==> flow/design.v <==
`timescale 1ns / 1ps
module judge(
	input [63:0]num,
	output [15:0] judge
    );
assign judge[0] = (num[3:0]==4'b0000)?1'b0:1'b1;	
assign judge[1] = (num[7:4]==4'b0000)?1'b0:1'b1;
assign judge[2] = (num[11:8]==4'b0000)?1'b0:1'b1;
assign judge[3] = (num[15:12]==4'b0000)?1'b0:1'b1;
assign judge[4] = (num[19:16]==4'b0000)?1'b0:1'b1;
assign judge[5] = (num[23:20]==4'b0000)?1'b0:1'b1;
assign judge[6] = (num[27:24]==4'b0000)?1'b0:1'b1;
assign judge[7] = (num[31:28]==4'b0000)?1'b0:1'b1;
assign judge[8] = (num[35:32]==4'b0000)?1'b0:1'b1;
assign judge[9] = (num[39:36]==4'b0000)?1'b0:1'b1;
assign judge[10] = (num[43:40]==4'b0000)?1'b0:1'b1;
assign judge[11] = (num[47:44]==4'b0000)?1'b0:1'b1;
assign judge[12] = (num[51:48]==4'b0000)?1'b0:1'b1;
assign judge[13] = (num[55:52]==4'b0000)?1'b0:1'b1;
assign judge[14] = (num[59:56]==4'b0000)?1'b0:1'b1;
assign judge[15] = (num[63:60]==4'b0000)?1'b0:1'b1;
endmodule
`timescale 1ns / 1ps
module GameModeEazy(
input wire clk,
input wire rst,
input wire load,
input wire [63:0] load_board,
input wire [3:0]btn,
input wire [3:0]mode,
output wire [63:0] num,
output wire [15:0] judge
    );
reg [63:0] num_reg; 
reg [63:0] num_reg_last;
reg [3:0]position_reg;
reg [1:0]count;
assign num = num_reg;
judge m0(.num(num),.judge(judge));
always @ (posedge clk)
if (rst) begin
	num_reg = 64'b0001000000000000000000000000000000000000000000000000000000010000;
	count = 2'b00;
end
else if (load) begin
	num_reg = load_board;
end
else if (mode==4'b0011) begin
	if (count==2'b11) count=2'b00; else count=count+1'b1;
	num_reg_last=num_reg;
		if (btn[0]==1)
		begin		
			if (num_reg[3:0]==4'b0000)
				begin
					num_reg[3:0]=num_reg[19:16];
					num_reg[19:16]=4'b0000;
				end
			if (num_reg[7:4]==4'b0000)
				begin
					num_reg[7:4]=num_reg[23:20];
					num_reg[23:20]=4'b0000;
				end	
			if (num_reg[11:8]==4'b0000)
				begin
					num_reg[11:8]=num_reg[27:24];
					num_reg[27:24]=4'b0000;
				end	
			if (num_reg[15:12]==4'b0000)
				begin
					num_reg[15:12]=num_reg[31:28];
					num_reg[31:28]=4'b0000;
				end	
			if (num_reg[19:16]==4'b0000)
				begin
					num_reg[19:16]=num_reg[35:32];
					num_reg[35:32]=4'b0000;
				end
			if (num_reg[23:20]==4'b0000)
				begin
					num_reg[23:20]=num_reg[39:36];
					num_reg[39:36]=4'b0000;
				end	
			if (num_reg[27:24]==4'b0000)
				begin
					num_reg[27:24]=num_reg[43:40];
					num_reg[43:40]=4'b0000;
				end	
			if (num_reg[31:28]==4'b0000)
				begin
					num_reg[31:28]=num_reg[47:44];
					num_reg[47:44]=4'b0000;
				end	
			if (num_reg[3:0]==4'b0000)
				begin
					num_reg[3:0]=num_reg[19:16];
					num_reg[19:16]=4'b0000;
				end
			if (num_reg[7:4]==4'b0000)
				begin
					num_reg[7:4]=num_reg[23:20];
					num_reg[23:20]=4'b0000;
				end	
			if (num_reg[11:8]==4'b0000)
				begin
					num_reg[11:8]=num_reg[27:24];
					num_reg[27:24]=4'b0000;
				end	
			if (num_reg[15:12]==4'b0000)
				begin
					num_reg[15:12]=num_reg[31:28];
					num_reg[31:28]=4'b0000;
				end	
			if (num_reg[35:32]==4'b0000)
				begin
					num_reg[35:32]=num_reg[51:48];
					num_reg[51:48]=4'b0000;
				end
			if (num_reg[39:36]==4'b0000)
				begin
					num_reg[39:36]=num_reg[55:52];
					num_reg[55:52]=4'b0000;
				end	
			if (num_reg[43:40]==4'b0000)
				begin
					num_reg[43:40]=num_reg[59:56];
					num_reg[59:56]=4'b0000;
				end	
			if (num_reg[47:44]==4'b0000)
				begin
					num_reg[47:44]=num_reg[63:60];
					num_reg[63:60]=4'b0000;
				end		
			if (num_reg[19:16]==4'b0000)
				begin
					num_reg[19:16]=num_reg[35:32];
					num_reg[35:32]=4'b0000;
				end
			if (num_reg[23:20]==4'b0000)
				begin
					num_reg[23:20]=num_reg[39:36];
					num_reg[39:36]=4'b0000;
				end	
			if (num_reg[27:24]==4'b0000)
				begin
					num_reg[27:24]=num_reg[43:40];
					num_reg[43:40]=4'b0000;
				end	
			if (num_reg[31:28]==4'b0000)
				begin
					num_reg[31:28]=num_reg[47:44];
					num_reg[47:44]=4'b0000;
				end	
			if (num_reg[3:0]==4'b0000)
				begin
					num_reg[3:0]=num_reg[19:16];
					num_reg[19:16]=4'b0000;
				end
			if (num_reg[7:4]==4'b0000)
				begin
					num_reg[7:4]=num_reg[23:20];
					num_reg[23:20]=4'b0000;
				end	
			if (num_reg[11:8]==4'b0000)
				begin
					num_reg[11:8]=num_reg[27:24];
					num_reg[27:24]=4'b0000;
				end	
			if (num_reg[15:12]==4'b0000)
				begin
					num_reg[15:12]=num_reg[31:28];
					num_reg[31:28]=4'b0000;
				end	
			if (num_reg[3:0]==num_reg[19:16] && num_reg[3:0]!=4'b0000)
				begin
					num_reg[3:0]=num_reg[3:0]+1'b1;
					num_reg[19:16]=4'b0000;
				end
			if (num_reg[7:4]==num_reg[23:20] && num_reg[7:4]!=4'b0000)
				begin
					num_reg[7:4]=num_reg[7:4]+1'b1;
					num_reg[23:20]=4'b0000;
				end	
			if (num_reg[11:8]==num_reg[27:24] && num_reg[11:8]!=4'b0000)
				begin
					num_reg[11:8]=num_reg[11:8]+1'b1;
					num_reg[27:24]=4'b0000;
				end	
			if (num_reg[15:12]==num_reg[31:28] && num_reg[15:12]!=4'b0000)
				begin
					num_reg[15:12]=num_reg[15:12]+1'b1;
					num_reg[31:28]=4'b0000;
				end	
			if (num_reg[35:32]==num_reg[19:16] && num_reg[35:32]!=4'b0000)
				begin
					num_reg[19:16]=num_reg[19:16]+1'b1;
					num_reg[35:32]=4'b0000;
				end
			if (num_reg[23:20]==num_reg[39:36] && num_reg[23:20]!=4'b000)
				begin
					num_reg[23:20]=num_reg[23:20]+1'b1;
					num_reg[39:36]=4'b0000;
				end	
			if (num_reg[43:40]==num_reg[27:24] && num_reg[43:40]!=4'b0000)
				begin
					num_reg[27:24]=num_reg[27:24]+1'b1;
					num_reg[43:40]=4'b0000;
				end	
			if (num_reg[47:44]==num_reg[31:28] && num_reg[47:44]!=4'b0000)
				begin
					num_reg[31:28]=num_reg[31:28]+1'b1;
					num_reg[47:44]=4'b0000;
				end	
			if (num_reg[35:32]==num_reg[51:48] && num_reg[35:32]!=4'b0000)
				begin
					num_reg[35:32]=num_reg[35:32]+1'b1;
					num_reg[51:48]=4'b0000;
				end
			if (num_reg[55:52]==num_reg[39:36] && num_reg[55:52]!=4'b0000) 
				begin
					num_reg[39:36]=num_reg[39:36]+1'b1;
					num_reg[55:52]=4'b0000;
				end	
			if (num_reg[43:40]==num_reg[59:56] && num_reg[43:40]!=4'b0000)
				begin
					num_reg[43:40]=num_reg[43:40]+1'b1;
					num_reg[59:56]=4'b0000;
				end	
			if (num_reg[47:44]==num_reg[63:60] && num_reg[47:44]!=4'b0000)
				begin
					num_reg[47:44]=num_reg[47:44]+1'b1;
					num_reg[63:60]=4'b0000;
				end		
			if (num_reg[3:0]==4'b0000)
				begin
					num_reg[3:0]=num_reg[19:16];
					num_reg[19:16]=4'b0000;
				end
			if (num_reg[7:4]==4'b0000)
				begin
					num_reg[7:4]=num_reg[23:20];
					num_reg[23:20]=4'b0000;
				end	
			if (num_reg[11:8]==4'b0000)
				begin
					num_reg[11:8]=num_reg[27:24];
					num_reg[27:24]=4'b0000;
				end	
			if (num_reg[15:12]==4'b0000)
				begin
					num_reg[15:12]=num_reg[31:28];
					num_reg[31:28]=4'b0000;
				end	
			if (num_reg[19:16]==4'b0000)
				begin
					num_reg[19:16]=num_reg[35:32];
					num_reg[35:32]=4'b0000;
				end
			if (num_reg[23:20]==4'b0000)
				begin
					num_reg[23:20]=num_reg[39:36];
					num_reg[39:36]=4'b0000;
				end	
			if (num_reg[27:24]==4'b0000)
				begin
					num_reg[27:24]=num_reg[43:40];
					num_reg[43:40]=4'b0000;
				end	
			if (num_reg[31:28]==4'b0000)
				begin
					num_reg[31:28]=num_reg[47:44];
					num_reg[47:44]=4'b0000;
				end	
			if (num_reg[3:0]==4'b0000)
				begin
					num_reg[3:0]=num_reg[19:16];
					num_reg[19:16]=4'b0000;
				end
			if (num_reg[7:4]==4'b0000)
				begin
					num_reg[7:4]=num_reg[23:20];
					num_reg[23:20]=4'b0000;
				end	
			if (num_reg[11:8]==4'b0000)
				begin
					num_reg[11:8]=num_reg[27:24];
					num_reg[27:24]=4'b0000;
				end	
			if (num_reg[15:12]==4'b0000)
				begin
					num_reg[15:12]=num_reg[31:28];
					num_reg[31:28]=4'b0000;
				end	
			if (num_reg[35:32]==4'b0000)
				begin
					num_reg[35:32]=num_reg[51:48];
					num_reg[51:48]=4'b0000;
				end
			if (num_reg[39:36]==4'b0000)
				begin
					num_reg[39:36]=num_reg[55:52];
					num_reg[55:52]=4'b0000;
				end	
			if (num_reg[43:40]==4'b0000)
				begin
					num_reg[43:40]=num_reg[59:56];
					num_reg[59:56]=4'b0000;
				end	
			if (num_reg[47:44]==4'b0000)
				begin
					num_reg[47:44]=num_reg[63:60];
					num_reg[63:60]=4'b0000;
				end		
			if (num_reg[19:16]==4'b0000)
				begin
					num_reg[19:16]=num_reg[35:32];
					num_reg[35:32]=4'b0000;
				end
			if (num_reg[23:20]==4'b0000)
				begin
					num_reg[23:20]=num_reg[39:36];
					num_reg[39:36]=4'b0000;
				end	
			if (num_reg[27:24]==4'b0000)
				begin
					num_reg[27:24]=num_reg[43:40];
					num_reg[43:40]=4'b0000;
				end	
			if (num_reg[31:28]==4'b0000)
				begin
					num_reg[31:28]=num_reg[47:44];
					num_reg[47:44]=4'b0000;
				end	
			if (num_reg[3:0]==4'b0000)
				begin
					num_reg[3:0]=num_reg[19:16];
					num_reg[19:16]=4'b0000;
				end
			if (num_reg[7:4]==4'b0000)
				begin
					num_reg[7:4]=num_reg[23:20];
					num_reg[23:20]=4'b0000;
				end	
			if (num_reg[11:8]==4'b0000)
				begin
					num_reg[11:8]=num_reg[27:24];
					num_reg[27:24]=4'b0000;
				end	
			if (num_reg[15:12]==4'b0000)
				begin
					num_reg[15:12]=num_reg[31:28];
					num_reg[31:28]=4'b0000;
				end	
			end		
	else if (btn[1]==1)
		begin	
			if (num_reg[51:48]==4'b0000)
				begin
					num_reg[51:48]=num_reg[35:32];
					num_reg[35:32]=4'b0000;
				end
			if (num_reg[55:52]==4'b0000)
				begin
					num_reg[55:52]=num_reg[39:36];
					num_reg[39:36]=4'b0000;
				end	
			if (num_reg[59:56]==4'b0000)
				begin
					num_reg[59:56]=num_reg[43:40];
					num_reg[43:40]=4'b0000;
				end	
			if (num_reg[63:60]==4'b0000)
				begin
					num_reg[63:60]=num_reg[47:44];
					num_reg[47:44]=4'b0000;
				end	
			if (num_reg[35:32]==4'b0000)
				begin
					num_reg[35:32]=num_reg[19:16];
					num_reg[19:16]=4'b0000;
				end
			if (num_reg[39:36]==4'b0000)
				begin
					num_reg[39:36]=num_reg[23:20];
					num_reg[23:20]=4'b0000;
				end	
			if (num_reg[43:40]==4'b0000)
				begin
					num_reg[43:40]=num_reg[27:24];
					num_reg[27:24]=4'b0000;
				end	
			if (num_reg[47:44]==4'b0000)
				begin
					num_reg[47:44]=num_reg[31:28];
					num_reg[31:28]=4'b0000;
				end	
			if (num_reg[51:48]==4'b0000)
				begin
					num_reg[51:48]=num_reg[35:32];
					num_reg[35:32]=4'b0000;
				end
			if (num_reg[55:52]==4'b0000)
				begin
					num_reg[55:52]=num_reg[39:36];
					num_reg[39:36]=4'b0000;
				end	
			if (num_reg[59:56]==4'b0000)
				begin
					num_reg[59:56]=num_reg[43:40];
					num_reg[43:40]=4'b0000;
				end	
			if (num_reg[63:60]==4'b0000)
				begin
					num_reg[63:60]=num_reg[47:44];
					num_reg[47:44]=4'b0000;
				end	
			if (num_reg[19:16]==4'b0000)
				begin
					num_reg[19:16]=num_reg[3:0];
					num_reg[3:0]=4'b0000;
				end
			if (num_reg[23:20]==4'b0000)
				begin
					num_reg[23:20]=num_reg[7:4];
					num_reg[7:4]=4'b0000;
				end	
			if (num_reg[27:24]==4'b0000)
				begin
					num_reg[27:24]=num_reg[11:8];
					num_reg[11:8]=4'b0000;
				end	
			if (num_reg[31:28]==4'b0000)
				begin
					num_reg[31:28]=num_reg[15:12];
					num_reg[15:12]=4'b0000;
				end		
			if (num_reg[35:32]==4'b0000)
				begin
					num_reg[35:32]=num_reg[19:16];
					num_reg[19:16]=4'b0000;
				end
			if (num_reg[39:36]==4'b0000)
				begin
					num_reg[39:36]=num_reg[23:20];
					num_reg[23:20]=4'b0000;
				end	
			if (num_reg[43:40]==4'b0000)
				begin
					num_reg[43:40]=num_reg[27:24];
					num_reg[27:24]=4'b0000;
				end	
			if (num_reg[47:44]==4'b0000)
				begin
					num_reg[47:44]=num_reg[31:28];
					num_reg[31:28]=4'b0000;
				end	
			if (num_reg[51:48]==4'b0000)
				begin
					num_reg[51:48]=num_reg[35:32];
					num_reg[35:32]=4'b0000;
				end
			if (num_reg[55:52]==4'b0000)
				begin
					num_reg[55:52]=num_reg[39:36];
					num_reg[39:36]=4'b0000;
				end	
			if (num_reg[59:56]==4'b0000)
				begin
					num_reg[59:56]=num_reg[43:40];
					num_reg[43:40]=4'b0000;
				end	
			if (num_reg[63:60]==4'b0000)
				begin
					num_reg[63:60]=num_reg[47:44];
					num_reg[47:44]=4'b0000;
				end	
			if (num_reg[51:48]==num_reg[35:32] && num_reg[51:48]!=4'b0000)
				begin
					num_reg[51:48]=num_reg[51:48]+1'b1;
					num_reg[35:32]=4'b0000;
				end
			if (num_reg[55:52]==num_reg[39:36] && num_reg[55:52]!=4'b0000)
				begin
					num_reg[55:52]=num_reg[55:52]+1'b1;
					num_reg[39:36]=4'b0000;
				end	
			if (num_reg[59:56]==num_reg[43:40] && num_reg[59:56]!=4'b0000)
				begin
					num_reg[59:56]=num_reg[59:56]+1'b1;
					num_reg[43:40]=4'b0000;
				end	
			if (num_reg[63:60]==num_reg[47:44] && num_reg[63:60]!=4'b0000)
				begin
					num_reg[63:60]=num_reg[63:60]+1'b1;
					num_reg[47:44]=4'b0000;
				end	
			if (num_reg[35:32]==num_reg[19:16] && num_reg[35:32]!=4'b0000)
				begin
					num_reg[35:32]=num_reg[35:32]+1'b1;
					num_reg[19:16]=4'b0000;
				end
			if (num_reg[39:36]==num_reg[23:20] && num_reg[39:36]!=4'b0000)
				begin
					num_reg[39:36]=num_reg[39:36]+1'b1;
					num_reg[23:20]=4'b0000;
				end	
			if (num_reg[43:40]==num_reg[27:24] && num_reg[43:40]!=4'b0000)
				begin
					num_reg[43:40]=num_reg[43:40]+1'b1;
					num_reg[27:24]=4'b0000;
				end	
			if (num_reg[47:44]==num_reg[31:28] && num_reg[47:44]!=4'b0000)
				begin
					num_reg[47:44]=num_reg[47:44]+1'b1;
					num_reg[31:28]=4'b0000;
				end	
			if (num_reg[19:16]==num_reg[3:0] && num_reg[19:16]!=4'b0000)
				begin
					num_reg[19:16]=num_reg[19:16]+1'b1;
					num_reg[3:0]=4'b0000;
				end
			if (num_reg[23:20]==num_reg[7:4] && num_reg[23:20]!=4'b0000)
				begin
					num_reg[23:20]=num_reg[23:20]+1'b1;
					num_reg[7:4]=4'b0000;
				end	
			if (num_reg[27:24]==num_reg[11:8] && num_reg[27:24]!=4'b0000)
				begin
					num_reg[27:24]=num_reg[27:24]+1'b1;
					num_reg[11:8]=4'b0000;
				end	
			if (num_reg[31:28]==num_reg[15:12] && num_reg[31:28]!=4'b0000)
				begin
					num_reg[31:28]=num_reg[31:28]+1'b1;
					num_reg[15:12]=4'b0000;
				end		
			if (num_reg[51:48]==4'b0000)
				begin
					num_reg[51:48]=num_reg[35:32];
					num_reg[35:32]=4'b0000;
				end
			if (num_reg[55:52]==4'b0000)
				begin
					num_reg[55:52]=num_reg[39:36];
					num_reg[39:36]=4'b0000;
				end	
			if (num_reg[59:56]==4'b0000)
				begin
					num_reg[59:56]=num_reg[43:40];
					num_reg[43:40]=4'b0000;
				end	
			if (num_reg[63:60]==4'b0000)
				begin
					num_reg[63:60]=num_reg[47:44];
					num_reg[47:44]=4'b0000;
				end	
			if (num_reg[35:32]==4'b0000)
				begin
					num_reg[35:32]=num_reg[19:16];
					num_reg[19:16]=4'b0000;
				end
			if (num_reg[39:36]==4'b0000)
				begin
					num_reg[39:36]=num_reg[23:20];
					num_reg[23:20]=4'b0000;
				end	
			if (num_reg[43:40]==4'b0000)
				begin
					num_reg[43:40]=num_reg[27:24];
					num_reg[27:24]=4'b0000;
				end	
			if (num_reg[47:44]==4'b0000)
				begin
					num_reg[47:44]=num_reg[31:28];
					num_reg[31:28]=4'b0000;
				end	
			if (num_reg[51:48]==4'b0000)
				begin
					num_reg[51:48]=num_reg[35:32];
					num_reg[35:32]=4'b0000;
				end
			if (num_reg[55:52]==4'b0000)
				begin
					num_reg[55:52]=num_reg[39:36];
					num_reg[39:36]=4'b0000;
				end	
			if (num_reg[59:56]==4'b0000)
				begin
					num_reg[59:56]=num_reg[43:40];
					num_reg[43:40]=4'b0000;
				end	
			if (num_reg[63:60]==4'b0000)
				begin
					num_reg[63:60]=num_reg[47:44];
					num_reg[47:44]=4'b0000;
				end	
			if (num_reg[19:16]==4'b0000)
				begin
					num_reg[19:16]=num_reg[3:0];
					num_reg[3:0]=4'b0000;
				end
			if (num_reg[23:20]==4'b0000)
				begin
					num_reg[23:20]=num_reg[7:4];
					num_reg[7:4]=4'b0000;
				end	
			if (num_reg[27:24]==4'b0000)
				begin
					num_reg[27:24]=num_reg[11:8];
					num_reg[11:8]=4'b0000;
				end	
			if (num_reg[31:28]==4'b0000)
				begin
					num_reg[31:28]=num_reg[15:12];
					num_reg[15:12]=4'b0000;
				end		
			if (num_reg[35:32]==4'b0000)
				begin
					num_reg[35:32]=num_reg[19:16];
					num_reg[19:16]=4'b0000;
				end
			if (num_reg[39:36]==4'b0000)
				begin
					num_reg[39:36]=num_reg[23:20];
					num_reg[23:20]=4'b0000;
				end	
			if (num_reg[43:40]==4'b0000)
				begin
					num_reg[43:40]=num_reg[27:24];
					num_reg[27:24]=4'b0000;
				end	
			if (num_reg[47:44]==4'b0000)
				begin
					num_reg[47:44]=num_reg[31:28];
					num_reg[31:28]=4'b0000;
				end	
			if (num_reg[51:48]==4'b0000)
				begin
					num_reg[51:48]=num_reg[35:32];
					num_reg[35:32]=4'b0000;
				end
			if (num_reg[55:52]==4'b0000)
				begin
					num_reg[55:52]=num_reg[39:36];
					num_reg[39:36]=4'b0000;
				end	
			if (num_reg[59:56]==4'b0000)
				begin
					num_reg[59:56]=num_reg[43:40];
					num_reg[43:40]=4'b0000;
				end	
			if (num_reg[63:60]==4'b0000)
				begin
					num_reg[63:60]=num_reg[47:44];
					num_reg[47:44]=4'b0000;
				end	
			end	
	else if(btn[2]==1)
	begin
			if (num_reg[3:0]==4'b0000)
				begin
					num_reg[3:0]=num_reg[7:4];
					num_reg[7:4]=4'b0000;
				end
			if (num_reg[19:16]==4'b0000)
				begin
					num_reg[19:16]=num_reg[23:20];
					num_reg[23:20]=4'b0000;
				end	
			if (num_reg[35:32]==4'b0000)
				begin
					num_reg[35:32]=num_reg[39:36];
					num_reg[39:36]=4'b0000;
				end	
			if (num_reg[51:48]==4'b0000)
				begin
					num_reg[51:48]=num_reg[55:52];
					num_reg[55:52]=4'b0000;
				end	
			if (num_reg[7:4]==4'b0000)
				begin
					num_reg[7:4]=num_reg[11:8];
					num_reg[11:8]=4'b0000;
				end
			if (num_reg[23:20]==4'b0000)
				begin
					num_reg[23:20]=num_reg[27:24];
					num_reg[27:24]=4'b0000;
				end	
			if (num_reg[39:36]==4'b0000)
				begin
					num_reg[39:36]=num_reg[43:40];
					num_reg[43:40]=4'b0000;
				end	
			if (num_reg[55:52]==4'b0000)
				begin
					num_reg[55:52]=num_reg[59:56];
					num_reg[59:56]=4'b0000;
				end	
			if (num_reg[3:0]==4'b0000)
				begin
					num_reg[3:0]=num_reg[7:4];
					num_reg[7:4]=4'b0000;
				end
			if (num_reg[19:16]==4'b0000)
				begin
					num_reg[19:16]=num_reg[23:20];
					num_reg[23:20]=4'b0000;
				end	
			if (num_reg[35:32]==4'b0000)
				begin
					num_reg[35:32]=num_reg[39:36];
					num_reg[39:36]=4'b0000;
				end	
			if (num_reg[51:48]==4'b0000)
				begin
					num_reg[51:48]=num_reg[55:52];
					num_reg[55:52]=4'b0000;
				end	
			if (num_reg[11:8]==4'b0000)
				begin
					num_reg[11:8]=num_reg[15:12];
					num_reg[15:12]=4'b0000;
				end
			if (num_reg[27:24]==4'b0000)
				begin
					num_reg[27:24]=num_reg[31:28];
					num_reg[31:28]=4'b0000;
				end	
			if (num_reg[43:40]==4'b0000)
				begin
					num_reg[43:40]=num_reg[47:44];
					num_reg[47:44]=4'b0000;
				end	
			if (num_reg[59:56]==4'b0000)
				begin
					num_reg[59:56]=num_reg[63:60];
					num_reg[63:60]=4'b0000;
				end		
			if (num_reg[7:4]==4'b0000)
				begin
					num_reg[7:4]=num_reg[11:8];
					num_reg[11:8]=4'b0000;
				end
			if (num_reg[23:20]==4'b0000)
				begin
					num_reg[23:20]=num_reg[27:24];
					num_reg[27:24]=4'b0000;
				end	
			if (num_reg[39:36]==4'b0000)
				begin
					num_reg[39:36]=num_reg[43:40];
					num_reg[43:40]=4'b0000;
				end	
			if (num_reg[55:52]==4'b0000)
				begin
					num_reg[55:52]=num_reg[59:56];
					num_reg[59:56]=4'b0000;
				end	
			if (num_reg[3:0]==4'b0000)
				begin
					num_reg[3:0]=num_reg[7:4];
					num_reg[7:4]=4'b0000;
				end
			if (num_reg[19:16]==4'b0000)
				begin
					num_reg[19:16]=num_reg[23:20];
					num_reg[23:20]=4'b0000;
				end	
			if (num_reg[35:32]==4'b0000)
				begin
					num_reg[35:32]=num_reg[39:36];
					num_reg[39:36]=4'b0000;
				end	
			if (num_reg[51:48]==4'b0000)
				begin
					num_reg[51:48]=num_reg[55:52];
					num_reg[55:52]=4'b0000;
				end	
			if (num_reg[3:0]==num_reg[7:4] && num_reg[3:0]!=4'b0000)
				begin
					num_reg[3:0]=num_reg[3:0]+1'b1;
					num_reg[7:4]=4'b0000;
				end
			if (num_reg[19:16]==num_reg[23:20] && num_reg[19:16]!=4'b0000)
				begin
					num_reg[19:16]=num_reg[19:16]+1'b1;
					num_reg[23:20]=4'b0000;
				end	
			if (num_reg[35:32]==num_reg[39:36] && num_reg[35:32]!=4'b0000)
				begin
					num_reg[35:32]=num_reg[35:32]+1'b1;
					num_reg[39:36]=4'b0000;
				end	
			if (num_reg[51:48]==num_reg[55:52] && num_reg[51:48]!=4'b0000)
				begin
					num_reg[51:48]=num_reg[51:48]+1'b1;
					num_reg[55:52]=4'b0000;
				end	
			if (num_reg[7:4]==num_reg[11:8] && num_reg[7:4]!=4'b0000)
				begin
					num_reg[7:4]=num_reg[7:4]+1'b1;
					num_reg[11:8]=4'b0000;
				end
			if (num_reg[23:20]==num_reg[27:24] && num_reg[23:20]!=4'b0000)
				begin
					num_reg[23:20]=num_reg[23:20]+1'b1;
					num_reg[27:24]=4'b0000;
				end	
			if (num_reg[39:36]==num_reg[43:40] && num_reg[39:36]!=4'b0000)
				begin
					num_reg[39:36]=num_reg[39:36]+1'b1;
					num_reg[43:40]=4'b0000;
				end	
			if (num_reg[55:52]==num_reg[59:56] && num_reg[55:52]!=4'b0000)
				begin
					num_reg[55:52]=num_reg[55:52]+1'b1;
					num_reg[59:56]=4'b0000;
				end	
			if (num_reg[11:8]==num_reg[15:12] && num_reg[11:8]!=4'b0000)
				begin
					num_reg[11:8]=num_reg[11:8]+1'b1;
					num_reg[15:12]=4'b0000;
				end
			if (num_reg[27:24]==num_reg[31:28] && num_reg[27:24]!=4'b0000)
				begin
					num_reg[27:24]=num_reg[27:24]+1'b1;
					num_reg[31:28]=4'b0000;
				end	
			if (num_reg[43:40]==num_reg[47:44] && num_reg[43:40]!=4'b0000)
				begin
					num_reg[43:40]=num_reg[43:40]+1'b1;
					num_reg[47:44]=4'b0000;
				end	
			if (num_reg[59:56]==num_reg[63:60] && num_reg[59:56]!=4'b0000)
				begin
					num_reg[59:56]=num_reg[59:56]+1'b1;
					num_reg[63:60]=4'b0000;
				end		
			if (num_reg[3:0]==4'b0000)
				begin
					num_reg[3:0]=num_reg[7:4];
					num_reg[7:4]=4'b0000;
				end
			if (num_reg[19:16]==4'b0000)
				begin
					num_reg[19:16]=num_reg[23:20];
					num_reg[23:20]=4'b0000;
				end	
			if (num_reg[35:32]==4'b0000)
				begin
					num_reg[35:32]=num_reg[39:36];
					num_reg[39:36]=4'b0000;
				end	
			if (num_reg[51:48]==4'b0000)
				begin
					num_reg[51:48]=num_reg[55:52];
					num_reg[55:52]=4'b0000;
				end	
			if (num_reg[7:4]==4'b0000)
				begin
					num_reg[7:4]=num_reg[11:8];
					num_reg[11:8]=4'b0000;
				end
			if (num_reg[23:20]==4'b0000)
				begin
					num_reg[23:20]=num_reg[27:24];
					num_reg[27:24]=4'b0000;
				end	
			if (num_reg[39:36]==4'b0000)
				begin
					num_reg[39:36]=num_reg[43:40];
					num_reg[43:40]=4'b0000;
				end	
			if (num_reg[55:52]==4'b0000)
				begin
					num_reg[55:52]=num_reg[59:56];
					num_reg[59:56]=4'b0000;
				end	
			if (num_reg[3:0]==4'b0000)
				begin
					num_reg[3:0]=num_reg[7:4];
					num_reg[7:4]=4'b0000;
				end
			if (num_reg[19:16]==4'b0000)
				begin
					num_reg[19:16]=num_reg[23:20];
					num_reg[23:20]=4'b0000;
				end	
			if (num_reg[35:32]==4'b0000)
				begin
					num_reg[35:32]=num_reg[39:36];
					num_reg[39:36]=4'b0000;
				end	
			if (num_reg[51:48]==4'b0000)
				begin
					num_reg[51:48]=num_reg[55:52];
					num_reg[55:52]=4'b0000;
				end	
			if (num_reg[11:8]==4'b0000)
				begin
					num_reg[11:8]=num_reg[15:12];
					num_reg[15:12]=4'b0000;
				end
			if (num_reg[27:24]==4'b0000)
				begin
					num_reg[27:24]=num_reg[31:28];
					num_reg[31:28]=4'b0000;
				end	
			if (num_reg[43:40]==4'b0000)
				begin
					num_reg[43:40]=num_reg[47:44];
					num_reg[47:44]=4'b0000;
				end	
			if (num_reg[59:56]==4'b0000)
				begin
					num_reg[59:56]=num_reg[63:60];
					num_reg[63:60]=4'b0000;
				end		
			if (num_reg[7:4]==4'b0000)
				begin
					num_reg[7:4]=num_reg[11:8];
					num_reg[11:8]=4'b0000;
				end
			if (num_reg[23:20]==4'b0000)
				begin
					num_reg[23:20]=num_reg[27:24];
					num_reg[27:24]=4'b0000;
				end	
			if (num_reg[39:36]==4'b0000)
				begin
					num_reg[39:36]=num_reg[43:40];
					num_reg[43:40]=4'b0000;
				end	
			if (num_reg[55:52]==4'b0000)
				begin
					num_reg[55:52]=num_reg[59:56];
					num_reg[59:56]=4'b0000;
				end	
			if (num_reg[3:0]==4'b0000)
				begin
					num_reg[3:0]=num_reg[7:4];
					num_reg[7:4]=4'b0000;
				end
			if (num_reg[19:16]==4'b0000)
				begin
					num_reg[19:16]=num_reg[23:20];
					num_reg[23:20]=4'b0000;
				end	
			if (num_reg[35:32]==4'b0000)
				begin
					num_reg[35:32]=num_reg[39:36];
					num_reg[39:36]=4'b0000;
				end	
			if (num_reg[51:48]==4'b0000)
				begin
					num_reg[51:48]=num_reg[55:52];
					num_reg[55:52]=4'b0000;
				end	
		end	
	else if(btn[3]==1)
	begin		
			if (num_reg[15:12]==4'b0000)
				begin
					num_reg[15:12]=num_reg[11:8];
					num_reg[11:8]=4'b0000;
				end
			if (num_reg[31:28]==4'b0000)
				begin
					num_reg[31:28]=num_reg[27:24];
					num_reg[27:24]=4'b0000;
				end	
			if (num_reg[47:44]==4'b0000)
				begin
					num_reg[47:44]=num_reg[43:40];
					num_reg[43:40]=4'b0000;
				end	
			if (num_reg[63:60]==4'b0000)
				begin
					num_reg[63:60]=num_reg[59:56];
					num_reg[59:56]=4'b0000;
				end	
			if (num_reg[11:8]==4'b0000)
				begin
					num_reg[11:8]=num_reg[7:4];
					num_reg[7:4]=4'b0000;
				end
			if (num_reg[27:24]==4'b0000)
				begin
					num_reg[27:24]=num_reg[23:20];
					num_reg[23:20]=4'b0000;
				end	
			if (num_reg[43:40]==4'b0000)
				begin
					num_reg[43:40]=num_reg[39:36];
					num_reg[39:36]=4'b0000;
				end	
			if (num_reg[59:56]==4'b0000)
				begin
					num_reg[59:56]=num_reg[55:52];
					num_reg[55:52]=4'b0000;
				end	
			if (num_reg[15:12]==4'b0000)
				begin
					num_reg[15:12]=num_reg[11:8];
					num_reg[11:8]=4'b0000;
				end
			if (num_reg[31:28]==4'b0000)
				begin
					num_reg[31:28]=num_reg[27:24];
					num_reg[27:24]=4'b0000;
				end	
			if (num_reg[47:44]==4'b0000)
				begin
					num_reg[47:44]=num_reg[43:40];
					num_reg[43:40]=4'b0000;
				end	
			if (num_reg[63:60]==4'b0000)
				begin
					num_reg[63:60]=num_reg[59:56];
					num_reg[59:56]=4'b0000;
				end	
			if (num_reg[7:4]==4'b0000)
				begin
					num_reg[7:4]=num_reg[3:0];
					num_reg[3:0]=4'b0000;
				end
			if (num_reg[23:20]==4'b0000)
				begin
					num_reg[23:20]=num_reg[19:16];
					num_reg[19:16]=4'b0000;
				end	
			if (num_reg[39:36]==4'b0000)
				begin
					num_reg[39:36]=num_reg[35:32];
					num_reg[35:32]=4'b0000;
				end	
			if (num_reg[55:52]==4'b0000)
				begin
					num_reg[55:52]=num_reg[51:48];
					num_reg[51:48]=4'b0000;
				end		
			if (num_reg[11:8]==4'b0000)
				begin
					num_reg[11:8]=num_reg[7:4];
					num_reg[7:4]=4'b0000;
				end
			if (num_reg[27:24]==4'b0000)
				begin
					num_reg[27:24]=num_reg[23:20];
					num_reg[23:20]=4'b0000;
				end	
			if (num_reg[43:40]==4'b0000)
				begin
					num_reg[43:40]=num_reg[39:36];
					num_reg[39:36]=4'b0000;
				end	
			if (num_reg[59:56]==4'b0000)
				begin
					num_reg[59:56]=num_reg[55:52];
					num_reg[55:52]=4'b0000;
				end	
			if (num_reg[15:12]==4'b0000)
				begin
					num_reg[15:12]=num_reg[11:8];
					num_reg[11:8]=4'b0000;
				end
			if (num_reg[31:28]==4'b0000)
				begin
					num_reg[31:28]=num_reg[27:24];
					num_reg[27:24]=4'b0000;
				end	
			if (num_reg[47:44]==4'b0000)
				begin
					num_reg[47:44]=num_reg[43:40];
					num_reg[43:40]=4'b0000;
				end	
			if (num_reg[63:60]==4'b0000)
				begin
					num_reg[63:60]=num_reg[59:56];
					num_reg[59:56]=4'b0000;
				end	
			if (num_reg[15:12]==num_reg[11:8] && num_reg[15:12]!=4'b0000)
				begin
					num_reg[15:12]=num_reg[15:12]+1'b1;
					num_reg[11:8]=4'b0000;
				end
			if (num_reg[31:28]==num_reg[27:24] && num_reg[31:28]!=4'b0000)
				begin
					num_reg[31:28]=num_reg[31:28]+1'b1;
					num_reg[27:24]=4'b0000;
				end	
			if (num_reg[47:44]==num_reg[43:40] && num_reg[47:44]!=4'b0000)
				begin
					num_reg[47:44]=num_reg[47:44]+1'b1;
					num_reg[43:40]=4'b0000;
				end	
			if (num_reg[63:60]==num_reg[59:56] && num_reg[63:60]!=4'b0000)
				begin
					num_reg[63:60]=num_reg[63:60]+1'b1;
					num_reg[59:56]=4'b0000;
				end	
			if (num_reg[11:8]==num_reg[7:4] && num_reg[11:8]!=4'b0000)
				begin
					num_reg[11:8]=num_reg[11:8]+1'b1;
					num_reg[7:4]=4'b0000;
				end
			if (num_reg[27:24]==num_reg[23:20] && num_reg[27:24]!=4'b0000)
				begin
					num_reg[27:24]=num_reg[27:24]+1'b1;
					num_reg[23:20]=4'b0000;
				end	
			if (num_reg[43:40]==num_reg[39:36] && num_reg[43:40]!=4'b0000)
				begin
					num_reg[43:40]=num_reg[43:40]+1'b1;
					num_reg[39:36]=4'b0000;
				end	
			if (num_reg[59:56]==num_reg[55:52] && num_reg[59:56]!=4'b0000)
				begin
					num_reg[59:56]=num_reg[59:56]+1'b1;
					num_reg[55:52]=4'b0000;
				end	
			if (num_reg[7:4]==num_reg[3:0] && num_reg[7:4]!=4'b0000)
				begin
					num_reg[7:4]=num_reg[7:4]+1'b1;
					num_reg[3:0]=4'b0000;
				end
			if (num_reg[23:20]==num_reg[19:16] && num_reg[23:20]!=4'b0000)
				begin
					num_reg[23:20]=num_reg[23:20]+1'b1;
					num_reg[19:16]=4'b0000;
				end	
			if (num_reg[39:36]==num_reg[35:32] && num_reg[39:36]!=4'b0000)
				begin
					num_reg[39:36]=num_reg[39:36]+1'b1;
					num_reg[35:32]=4'b0000;
				end	
			if (num_reg[55:52]==num_reg[51:48] && num_reg[55:52]!=4'b0000)
				begin
					num_reg[55:52]=num_reg[55:52]+1'b1;
					num_reg[51:48]=4'b0000;
				end		
			if (num_reg[15:12]==4'b0000)
				begin
					num_reg[15:12]=num_reg[11:8];
					num_reg[11:8]=4'b0000;
				end
			if (num_reg[31:28]==4'b0000)
				begin
					num_reg[31:28]=num_reg[27:24];
					num_reg[27:24]=4'b0000;
				end	
			if (num_reg[47:44]==4'b0000)
				begin
					num_reg[47:44]=num_reg[43:40];
					num_reg[43:40]=4'b0000;
				end	
			if (num_reg[63:60]==4'b0000)
				begin
					num_reg[63:60]=num_reg[59:56];
					num_reg[59:56]=4'b0000;
				end	
			if (num_reg[11:8]==4'b0000)
				begin
					num_reg[11:8]=num_reg[7:4];
					num_reg[7:4]=4'b0000;
				end
			if (num_reg[27:24]==4'b0000)
				begin
					num_reg[27:24]=num_reg[23:20];
					num_reg[23:20]=4'b0000;
				end	
			if (num_reg[43:40]==4'b0000)
				begin
					num_reg[43:40]=num_reg[39:36];
					num_reg[39:36]=4'b0000;
				end	
			if (num_reg[59:56]==4'b0000)
				begin
					num_reg[59:56]=num_reg[55:52];
					num_reg[55:52]=4'b0000;
				end	
			if (num_reg[15:12]==4'b0000)
				begin
					num_reg[15:12]=num_reg[11:8];
					num_reg[11:8]=4'b0000;
				end
			if (num_reg[31:28]==4'b0000)
				begin
					num_reg[31:28]=num_reg[27:24];
					num_reg[27:24]=4'b0000;
				end	
			if (num_reg[47:44]==4'b0000)
				begin
					num_reg[47:44]=num_reg[43:40];
					num_reg[43:40]=4'b0000;
				end	
			if (num_reg[63:60]==4'b0000)
				begin
					num_reg[63:60]=num_reg[59:56];
					num_reg[59:56]=4'b0000;
				end	
			if (num_reg[7:4]==4'b0000)
				begin
					num_reg[7:4]=num_reg[3:0];
					num_reg[3:0]=4'b0000;
				end
			if (num_reg[23:20]==4'b0000)
				begin
					num_reg[23:20]=num_reg[19:16];
					num_reg[19:16]=4'b0000;
				end	
			if (num_reg[39:36]==4'b0000)
				begin
					num_reg[39:36]=num_reg[35:32];
					num_reg[35:32]=4'b0000;
				end	
			if (num_reg[55:52]==4'b0000)
				begin
					num_reg[55:52]=num_reg[51:48];
					num_reg[51:48]=4'b0000;
				end		
			if (num_reg[11:8]==4'b0000)
				begin
					num_reg[11:8]=num_reg[7:4];
					num_reg[7:4]=4'b0000;
				end
			if (num_reg[27:24]==4'b0000)
				begin
					num_reg[27:24]=num_reg[23:20];
					num_reg[23:20]=4'b0000;
				end	
			if (num_reg[43:40]==4'b0000)
				begin
					num_reg[43:40]=num_reg[39:36];
					num_reg[39:36]=4'b0000;
				end	
			if (num_reg[59:56]==4'b0000)
				begin
					num_reg[59:56]=num_reg[55:52];
					num_reg[55:52]=4'b0000;
				end	
			if (num_reg[15:12]==4'b0000)
				begin
					num_reg[15:12]=num_reg[11:8];
					num_reg[11:8]=4'b0000;
				end
			if (num_reg[31:28]==4'b0000)
				begin
					num_reg[31:28]=num_reg[27:24];
					num_reg[27:24]=4'b0000;
				end	
			if (num_reg[47:44]==4'b0000)
				begin
					num_reg[47:44]=num_reg[43:40];
					num_reg[43:40]=4'b0000;
				end	
			if (num_reg[63:60]==4'b0000)
				begin
					num_reg[63:60]=num_reg[59:56];
					num_reg[59:56]=4'b0000;
				end	
		end	
		if (num_reg !=num_reg_last) begin
		if (count==2'b00) position_reg=4'b0000;
		if (count==2'b01) position_reg=4'b0101;
		if (count==2'b10) position_reg=4'b1010;
		if (count==2'b11) position_reg=4'b1111;
		if (num_reg[4*position_reg+3]!=0 || num_reg[4*position_reg+2]!=0 || num_reg[4*position_reg+1]!=0 ||num_reg[4*position_reg]!=0) position_reg=(position_reg==4'b1111)?4'b0000:position_reg+1'b1;
		if (num_reg[4*position_reg+3]!=0 || num_reg[4*position_reg+2]!=0 || num_reg[4*position_reg+1]!=0 ||num_reg[4*position_reg]!=0) position_reg=(position_reg==4'b1111)?4'b0000:position_reg+1'b1;
		if (num_reg[4*position_reg+3]!=0 || num_reg[4*position_reg+2]!=0 || num_reg[4*position_reg+1]!=0 ||num_reg[4*position_reg]!=0) position_reg=(position_reg==4'b1111)?4'b0000:position_reg+1'b1;
		if (num_reg[4*position_reg+3]!=0 || num_reg[4*position_reg+2]!=0 || num_reg[4*position_reg+1]!=0 ||num_reg[4*position_reg]!=0) position_reg=(position_reg==4'b1111)?4'b0000:position_reg+1'b1;
		if (num_reg[4*position_reg+3]!=0 || num_reg[4*position_reg+2]!=0 || num_reg[4*position_reg+1]!=0 ||num_reg[4*position_reg]!=0) position_reg=(position_reg==4'b1111)?4'b0000:position_reg+1'b1;
		if (num_reg[4*position_reg+3]!=0 || num_reg[4*position_reg+2]!=0 || num_reg[4*position_reg+1]!=0 ||num_reg[4*position_reg]!=0) position_reg=(position_reg==4'b1111)?4'b0000:position_reg+1'b1;
		if (num_reg[4*position_reg+3]!=0 || num_reg[4*position_reg+2]!=0 || num_reg[4*position_reg+1]!=0 ||num_reg[4*position_reg]!=0) position_reg=(position_reg==4'b1111)?4'b0000:position_reg+1'b1;
		if (num_reg[4*position_reg+3]!=0 || num_reg[4*position_reg+2]!=0 || num_reg[4*position_reg+1]!=0 ||num_reg[4*position_reg]!=0) position_reg=(position_reg==4'b1111)?4'b0000:position_reg+1'b1;
		if (num_reg[4*position_reg+3]!=0 || num_reg[4*position_reg+2]!=0 || num_reg[4*position_reg+1]!=0 ||num_reg[4*position_reg]!=0) position_reg=(position_reg==4'b1111)?4'b0000:position_reg+1'b1;
		if (num_reg[4*position_reg+3]!=0 || num_reg[4*position_reg+2]!=0 || num_reg[4*position_reg+1]!=0 ||num_reg[4*position_reg]!=0) position_reg=(position_reg==4'b1111)?4'b0000:position_reg+1'b1;
		if (num_reg[4*position_reg+3]!=0 || num_reg[4*position_reg+2]!=0 || num_reg[4*position_reg+1]!=0 ||num_reg[4*position_reg]!=0) position_reg=(position_reg==4'b1111)?4'b0000:position_reg+1'b1;
		if (num_reg[4*position_reg+3]!=0 || num_reg[4*position_reg+2]!=0 || num_reg[4*position_reg+1]!=0 ||num_reg[4*position_reg]!=0) position_reg=(position_reg==4'b1111)?4'b0000:position_reg+1'b1;
		if (num_reg[4*position_reg+3]!=0 || num_reg[4*position_reg+2]!=0 || num_reg[4*position_reg+1]!=0 ||num_reg[4*position_reg]!=0) position_reg=(position_reg==4'b1111)?4'b0000:position_reg+1'b1;
		if (num_reg[4*position_reg+3]!=0 || num_reg[4*position_reg+2]!=0 || num_reg[4*position_reg+1]!=0 ||num_reg[4*position_reg]!=0) position_reg=(position_reg==4'b1111)?4'b0000:position_reg+1'b1;
		if (num_reg[4*position_reg+3]!=0 || num_reg[4*position_reg+2]!=0 || num_reg[4*position_reg+1]!=0 ||num_reg[4*position_reg]!=0) position_reg=(position_reg==4'b1111)?4'b0000:position_reg+1'b1;
		if (num_reg[4*position_reg+3]!=0 || num_reg[4*position_reg+2]!=0 || num_reg[4*position_reg+1]!=0 ||num_reg[4*position_reg]!=0) position_reg=(position_reg==4'b1111)?4'b0000:position_reg+1'b1;
		if (num_reg[3:0]>4'b0111 || num_reg[7:4]>4'b0111 || num_reg[11:8]>4'b0111 || num_reg[15:12]>4'b0111 || 
			 num_reg[19:16]>4'b0111 || num_reg[23:20]>4'b0111 || num_reg[27:24]>4'b0111 || num_reg[31:28]>4'b0111 ||
			 num_reg[35:32]>4'b0111 || num_reg[39:36]>4'b0111 || num_reg[43:40]>4'b0111 || num_reg[47:44]>4'b0111 ||
			 num_reg[51:48]>4'b0111 || num_reg[55:52]>4'b0111 || num_reg[59:56]>4'b0111 || num_reg[63:60]>4'b0111)
		num_reg[4*position_reg +: 4]=4'b0010;
		else
		num_reg[4*position_reg +: 4]=4'b0001;
	end	
end	
endmodule
--- tool output ---
**From RTL to reports: GameModeEazy**

Tool output for the design above before and after an edit, in the order of the flow.
Lines under "before" count in the file above, lines under "after" in the edited file.
"difference" is "after" less "before", of the values as shown; "relative change" is that difference over "before", in percent.
Operators: Yosys type, input widths -> output width; for muxes data width and select width s.
Cell names lack the library's common part.
The mark n/a stands for no value.

- Top: GameModeEazy
- Clock port: clk
- Cell library: sky130hd
- Corner: tt_025C_1v80

**Diff**

The edit as a unified diff against the file above.
This change comes from a script, not from a designer. The edited design behaves differently; no optimisation was intended.

```diff
@@ -1266,5 +1266,5 @@
 		if (count==2'b10) position_reg=4'b1010;
 		if (count==2'b11) position_reg=4'b1111;
-		if (num_reg[4*position_reg+3]!=0 || num_reg[4*position_reg+2]!=0 || num_reg[4*position_reg+1]!=0 ||num_reg[4*position_reg]!=0) position_reg=(position_reg==4'b1111)?4'b0000:position_reg+1'b1;
+		if (num_reg[4*position_reg-3]!=0 || num_reg[4*position_reg+2]!=0 || num_reg[4*position_reg+1]!=0 ||num_reg[4*position_reg]!=0) position_reg=(position_reg==4'b1111)?4'b0000:position_reg+1'b1;
 		if (num_reg[4*position_reg+3]!=0 || num_reg[4*position_reg+2]!=0 || num_reg[4*position_reg+1]!=0 ||num_reg[4*position_reg]!=0) position_reg=(position_reg==4'b1111)?4'b0000:position_reg+1'b1;
 		if (num_reg[4*position_reg+3]!=0 || num_reg[4*position_reg+2]!=0 || num_reg[4*position_reg+1]!=0 ||num_reg[4*position_reg]!=0) position_reg=(position_reg==4'b1111)?4'b0000:position_reg+1'b1;
```

**Word-level counts**

Yosys after proc, flatten, opt, wreduce and memory -nomap, before mapping. Memory bits, and registers merged into a memory's read port (data or address), are not among the register bits. Print and check cells are not counted. Equal cells are merged and count once.

Word-level totals:

| what | before | after | difference | relative change (%) |
|---|---|---|---|---|
| word-level cells | 2891 | 2891 | 0 | 0.00 |
| register bits after elaboration | 70 | 70 | 0 | 0.00 |
| output and inout port bits | 80 | 80 | 0 | 0.00 |
| bits of input ports | 75 | 75 | 0 | 0.00 |

Cells by class:

| what | before | after | difference | relative change (%) |
|---|---|---|---|---|
| add/subtract/negate cells | 114 | 114 | 0 | 0.00 |
| multiplexer cells | 2260 | 2260 | 0 | 0.00 |
| reduce/logical cells | 355 | 355 | 0 | 0.00 |
| equal/unequal tests | 70 | 70 | 0 | 0.00 |
| order comparisons | 16 | 16 | 0 | 0.00 |
| shift-type cells | 67 | 67 | 0 | 0.00 |
| bitwise operators | 6 | 6 | 0 | 0.00 |

Operator list:

| operator | before | after | difference | relative change (%) |
|---|---|---|---|---|
| $shiftx 64x8->1 | 48 | 47 | -1 | -2.08 |
| $add 6x2->7 const B | 32 | 31 | -1 | -3.12 |
| $shiftx 64x7->1 | 16 | 17 | +1 | +6.25 |
| $sub 6x2->7 const B | 0 | 1 | +1 | n/a |
| $mux 4 | 2228 | 2228 | 0 | 0.00 |
| $logic_not 4->1 | 192 | 192 | 0 | 0.00 |
| $add 4x1->4 const B | 64 | 64 | 0 | 0.00 |
| $logic_or 1x1->1 | 63 | 63 | 0 | 0.00 |
| $eq 4x4->1 | 48 | 48 | 0 | 0.00 |
| $logic_and 1x1->1 | 48 | 48 | 0 | 0.00 |
| $reduce_bool 4->1 | 48 | 48 | 0 | 0.00 |
| $add 6x1->7 const B | 16 | 16 | 0 | 0.00 |
| $eq 4x4->1 const B | 16 | 16 | 0 | 0.00 |
| $gt 4x3->1 const B | 16 | 16 | 0 | 0.00 |
| $mux 1 | 16 | 16 | 0 | 0.00 |
| $mux 8 | 8 | 8 | 0 | 0.00 |
| $mux 2 | 4 | 4 | 0 | 0.00 |
| $mux 64 | 4 | 4 | 0 | 0.00 |
| $eq 2x2->1 const B | 3 | 3 | 0 | 0.00 |
| $not 1->1 | 2 | 2 | 0 | 0.00 |
| $or 64x64->64 | 2 | 2 | 0 | 0.00 |
| $add 2x1->2 const B | 1 | 1 | 0 | 0.00 |
| $and 64x64->64 | 1 | 1 | 0 | 0.00 |
| $eq 2x1->1 const B | 1 | 1 | 0 | 0.00 |
| $eq 4x2->1 const B | 1 | 1 | 0 | 0.00 |
| $logic_not 2->1 | 1 | 1 | 0 | 0.00 |
| $ne 64x64->1 | 1 | 1 | 0 | 0.00 |
| $neg 6->33 | 1 | 1 | 0 | 0.00 |

The list need not be complete.

**Logic depth**

Yosys ltp: most cells in a row. Word level: on the elaborated netlist, between registers, memories and ports. Mapped: between sequential cells and ports; inverters and the memories' decode and read muxes count.

Logic depth:

| what | before | after | difference | relative change (%) |
|---|---|---|---|---|
| depth after elaboration | 245 | 245 | 0 | 0.00 |
| ABC_AREA | 0 | 0 | n/a | n/a |
| depth in mapped cells | 133 | 143 | +10 | +7.52 |
| depth with buffers taken out | 119 | 127 | +8 | +6.72 |

**Mapped cells and area**

Yosys stat after the flow's synthesis: flattened, memories mapped to cells. It holds for the ABC_AREA given above (unset counts as 0); a run with the other value may have another netlist.

Cells by type:

| type | before | after | difference | relative change (%) |
|---|---|---|---|---|
| a21oi_1 | 620 | 471 | -149 | -24.03 |
| o21ai_0 | 368 | 418 | +50 | +13.59 |
| mux4_2 | 51 | 6 | -45 | -88.24 |
| o211ai_1 | 103 | 144 | +41 | +39.81 |
| nand3_1 | 267 | 303 | +36 | +13.48 |
| or3_1 | 63 | 99 | +36 | +57.14 |
| o21ai_1 | 99 | 66 | -33 | -33.33 |
| nand2_1 | 592 | 624 | +32 | +5.41 |
| nor4_1 | 61 | 90 | +29 | +47.54 |
| xnor2_1 | 236 | 259 | +23 | +9.75 |
| o2111ai_1 | 27 | 49 | +22 | +81.48 |
| nor3_1 | 287 | 308 | +21 | +7.32 |
| o211a_1 | 25 | 45 | +20 | +80.00 |
| inv_1 | 231 | 213 | -18 | -7.79 |
| a31oi_1 | 119 | 137 | +18 | +15.13 |
| o22ai_1 | 75 | 93 | +18 | +24.00 |
| o21bai_1 | 36 | 18 | -18 | -50.00 |
| buf_6 | 14 | 32 | +18 | +128.57 |

The list need not be complete.

Synthesis totals:

| what | before | after | difference | relative change (%) |
|---|---|---|---|---|
| cell area after synthesis (sq mm) | 0.0449969 | 0.0468825 | +0.0018856 | +4.19 |
| cells in the netlist | 6829 | 7133 | +304 | +4.45 |
| sequential area (sq mm) | 0.0014114 | 0.0014114 | 0.0000000 | 0.00 |
| flip-flop cells | 69 | 69 | 0 | 0.00 |

The figures by module come from a second, unflattened synthesis with its own total; it is not the netlist above.

Second synthesis, totals:

| what | before | after | difference | relative change (%) |
|---|---|---|---|---|
| cells (unflattened synthesis) | 7373 | 7106 | -267 | -3.62 |
| area (unflattened synthesis) (sq mm) | 0.0476494 | 0.0459979 | -0.0016515 | -3.47 |

Each row is one instance without its submodules.

By module, before:

| module | cells | instances | area (sq mm) |
|---|---|---|---|
| GameModeEazy | 7357 | 1 | 0.0475293 |
| judge | 16 | 1 | 0.0001201 |

By module, after:

| module | cells | instances | area (sq mm) |
|---|---|---|---|
| GameModeEazy | 7090 | 1 | 0.0458778 |
| judge | 16 | 1 | 0.0001201 |

**Path before layout**

OpenSTA on the mapped netlist: ideal clock, no wires. The path of least setup slack (recovery checks aside). Input and output delay are each 20% of the period. Register names are those of the netlist, which keeps one name where synthesis merged equal registers.

Path post-synthesis:

| what | before | after | difference | relative change (%) |
|---|---|---|---|---|
| path type | register to register | input to register | n/a | n/a |
| start | register num_reg[2] | input port btn[2] | n/a | n/a |
| end | register num_reg[1] | register num_reg[21] | n/a | n/a |
| driving pins on the path | 119 | 106 | -13 | -10.92 |
| external input delay (ps) | n/a | 5600 | n/a | n/a |
| clock period (ps) | 28000 | 28000 | 0 | 0.00 |
| slack (ps) | 138 | -817 | -955 | n/a |
| library setup time (ps) | 128 | 128 | 0 | n/a |
| path delay (ps) | 27863 | 23217 | -4646 | -16.67 |
| arrival time (ps) | 27735 | 28689 | +954 | +3.44 |
| buffers on the path | 22 | 17 | -5 | -22.73 |
| launch time at the first pin (ps) | 0 | 5600 | +5600 | n/a |
| data required time (ps) | 27872 | 27872 | 0 | 0.00 |
| period reached after synthesis (ps) | 27862 | 28817 | +955 | +3.43 |

"path delay" is the arrival time less input delay plus setup time.
"driving pins on the path" counts driving pins, that of a launching flip-flop among them; a cell with two outputs on the path counts twice.
"period reached after synthesis" = period - worst setup slack (recovery checks aside). The figure is calculated, with input and output delays left at 20% of the set period.
At most two assigning lines are given for a register; there are more.
Where a signal picks the word or bit written, the line may be left out of the assigning lines.

Between the ends, post-synthesis, before:
- Cell sequence: dfxtp_1 buf_2 nor4_4 inv_2 buf_2 buf_2 buf_2 buf_6 clkbuf_1 a221oi_1 a21oi_1 ha_1 or4_1 o211ai_1 and3_1 buf_2 or2_1 clkbuf_1 (+83 left out) xnor2_1 inv_1 ha_1 a22oi_1 a211oi_1 nand3_1 o22ai_1 nor4_1 or4_1 a21oi_1 ha_1 or2_2 inv_1 nand4b_1 a2111oi_1 mux2_2 a221oi_1 nor2_1

RTL lines, path post-synthesis, before:

| what | RTL line | source |
|---|---|---|
| from (decl) | 34 | `reg [63:0] num_reg;` |
| from (assign) | 46 | `num_reg = load_board;` |
| from (assign) | 55 | `num_reg[3:0]=num_reg[19:16];` |
| to (assign) | 46 |  |
| to (assign) | 55 |  |
| to (decl) | 34 |  |

before: Chain of elaborated cells between the ends: none given.

Between the ends, post-synthesis, after:
- Cell sequence: clkbuf_1 clkbuf_1 clkbuf_1 clkbuf_1 o22ai_1 o21ai_0 o31a_1 o211ai_1 a21oi_1 o221ai_1 a22oi_4 mux2i_1 ha_1 mux2i_4 nand2_1 o21ai_1 inv_1 ha_1 (+70 left out) nor3_1 a21o_1 buf_6 mux2i_1 o31ai_1 o22a_1 nor2_1 mux2i_4 clkbuf_1 ha_1 o211ai_1 mux2_4 or2_0 buf_4 nor4b_4 mux2_1 a221oi_1 nor2_1

RTL lines, path post-synthesis, after:

| what | RTL line | source |
|---|---|---|
| from (decl) | 29 | `input wire [3:0]btn,` |
| to (assign) | 46 | `num_reg = load_board;` |
| to (assign) | 80 | `num_reg[23:20]=num_reg[39:36];` |
| to (decl) | 34 | `reg [63:0] num_reg;` |

after: Chain of elaborated cells between the ends: none given.

**Path in the finished layout**

From the final timing report of each run of pair A: the path of least setup slack in the routed layout; clock arrival at registers is part of the times.
The path's times are printed in steps of 10 ps; the period is the one set.

Path post-layout:

| what | before | after | difference | relative change (%) |
|---|---|---|---|---|
| path type | register to register | input to register | n/a | n/a |
| start | register num_reg[21] | input port btn[3] | n/a | n/a |
| end | register num_reg[44] | register num_reg[0] | n/a | n/a |
| launch time at the first pin (ps) | 420 | 5600 | +5180 | +1233.33 |
| buffers on the path | 20 | 23 | +3 | +15.00 |
| driving pins on the path | 116 | 106 | -10 | -8.62 |
| slack (ps) | 1040 | 290 | -750 | n/a |
| arrival time (ps) | 27260 | 27980 | +720 | +2.64 |
| data required time (ps) | 28310 | 28270 | -40 | -0.14 |
| library setup time (ps) | 110 | 130 | +20 | n/a |
| clock period (ps) | 28000 | 28000 | 0 | 0.00 |
| external input delay (ps) | n/a | 5600 | n/a | n/a |

At most two assigning lines are given for a register; there are more.
Where a signal picks the word or bit written, the line may be left out of the assigning lines.

Between the ends, post-layout, before:
- Cell sequence: dfxtp_1 nor4_4 buf_6 xnor2_1 a22o_2 o41ai_4 a21oi_2 ha_1 o211ai_1 a31o_2 a21oi_4 nand2_1 ha_1 a2111oi_1 a22oi_1 o22ai_1 o221a_2 nand2_1 (+80 left out) o22ai_1 mux4_2 xnor2_4 buf_4 mux2i_1 o22ai_1 or4_1 a21oi_1 buf_4 nor2_1 ha_1 or2_2 a21o_1 nor4_2 buf_4 mux2i_1 a221oi_1 nor2_1

RTL lines, path post-layout, before:

| what | RTL line | source |
|---|---|---|
| from (decl) | 34 | `reg [63:0] num_reg;` |
| from (assign) | 46 | `num_reg = load_board;` |
| from (assign) | 80 | `num_reg[23:20]=num_reg[39:36];` |
| to (assign) | 46 |  |
| to (assign) | 130 | `num_reg[47:44]=num_reg[63:60];` |
| to (decl) | 34 |  |

before: Chain of elaborated cells between the ends: none given.

Between the ends, post-layout, after:
- Cell sequence: buf_2 buf_12 nor2_1 buf_12 a41oi_1 nor2_1 a221o_1 a221oi_1 nor3_1 or4_4 a2bb2oi_2 buf_4 a31oi_2 a221o_2 nand3_1 o21ai_2 buf_4 mux2_2 (+70 left out) a21o_4 buf_4 buf_4 ha_1 a21o_1 a41oi_1 o21ai_1 ha_1 a31oi_4 buf_4 nand3b_1 a211oi_2 buf_4 mux2i_2 buf_4 a211oi_1 a21oi_1 nor2_1

RTL lines, path post-layout, after:

| what | RTL line | source |
|---|---|---|
| from (decl) | 29 | `input wire [3:0]btn,` |
| to (assign) | 46 | `num_reg = load_board;` |
| to (assign) | 55 | `num_reg[3:0]=num_reg[19:16];` |
| to (decl) | 34 | `reg [63:0] num_reg;` |

after: Chain of elaborated cells between the ends: none given.

**Measured runs**

Runs of the flow (Yosys, OpenROAD) on both versions; the two runs of a pair have the same settings. The constraints put input and output delay at 20% of the set period each and load the outputs with 0.01 pF.

Flow settings, pair A:
- CORE_UTILIZATION: 30
- GPL_ROUTABILITY_DRIVEN: 1
- period_ns: 28.0
- CAP_MARGIN: 20
- CORE_MARGIN: 2
- SLEW_MARGIN: 20

Final reports, pair A:

| what | before | after | difference | relative change (%) |
|---|---|---|---|---|
| die outline area (sq mm) | 0.153104 | 0.159452 | +0.006348 | +4.15 |
| utilization after layout (%) | 35.8 | 42.0 | +6.2 | n/a |
| lowest setup slack (ps) | 1045 | 291 | -754 | n/a |
| Yosys chip area after synthesis (sq mm) | 0.0449969 | 0.0468825 | +0.0018856 | +4.19 |
| clock period achieved (ps) | 26955 | 27709 | +754 | +2.80 |

Flow settings, pair B:
- ABC_AREA: 0
- CELL_PAD_IN_SITES_GLOBAL_PLACEMENT: 3
- CORE_UTILIZATION: 41
- CTS_CLUSTER_DIAMETER: 45
- CTS_CLUSTER_SIZE: 70
- GPL_ROUTABILITY_DRIVEN: 0
- HOLD_SLACK_MARGIN: -0.01
- SETUP_SLACK_MARGIN: 5.0
- period_ns: 48.8
- CAP_MARGIN: 20
- CORE_MARGIN: 2
- SLEW_MARGIN: 20

Final reports, pair B:

| what | before | after | difference | relative change (%) |
|---|---|---|---|---|
| die outline area (sq mm) | 0.112416 | 0.11707 | +0.004654 | +4.14 |
| utilization after layout (%) | 44.4 | 43.9 | -0.5 | n/a |
| lowest setup slack (ps) | 12672 | 8490 | -4182 | n/a |
| Yosys chip area after synthesis (sq mm) | 0.0449969 | 0.0468825 | +0.0018856 | +4.19 |
| clock period achieved (ps) | 36128 | 40310 | +4182 | +11.58 |

"clock period achieved" is the run's clock period less its worst setup slack. It is reckoned from that one timing run; input and output delays stay at 20% of the period that was set.
--- end ---
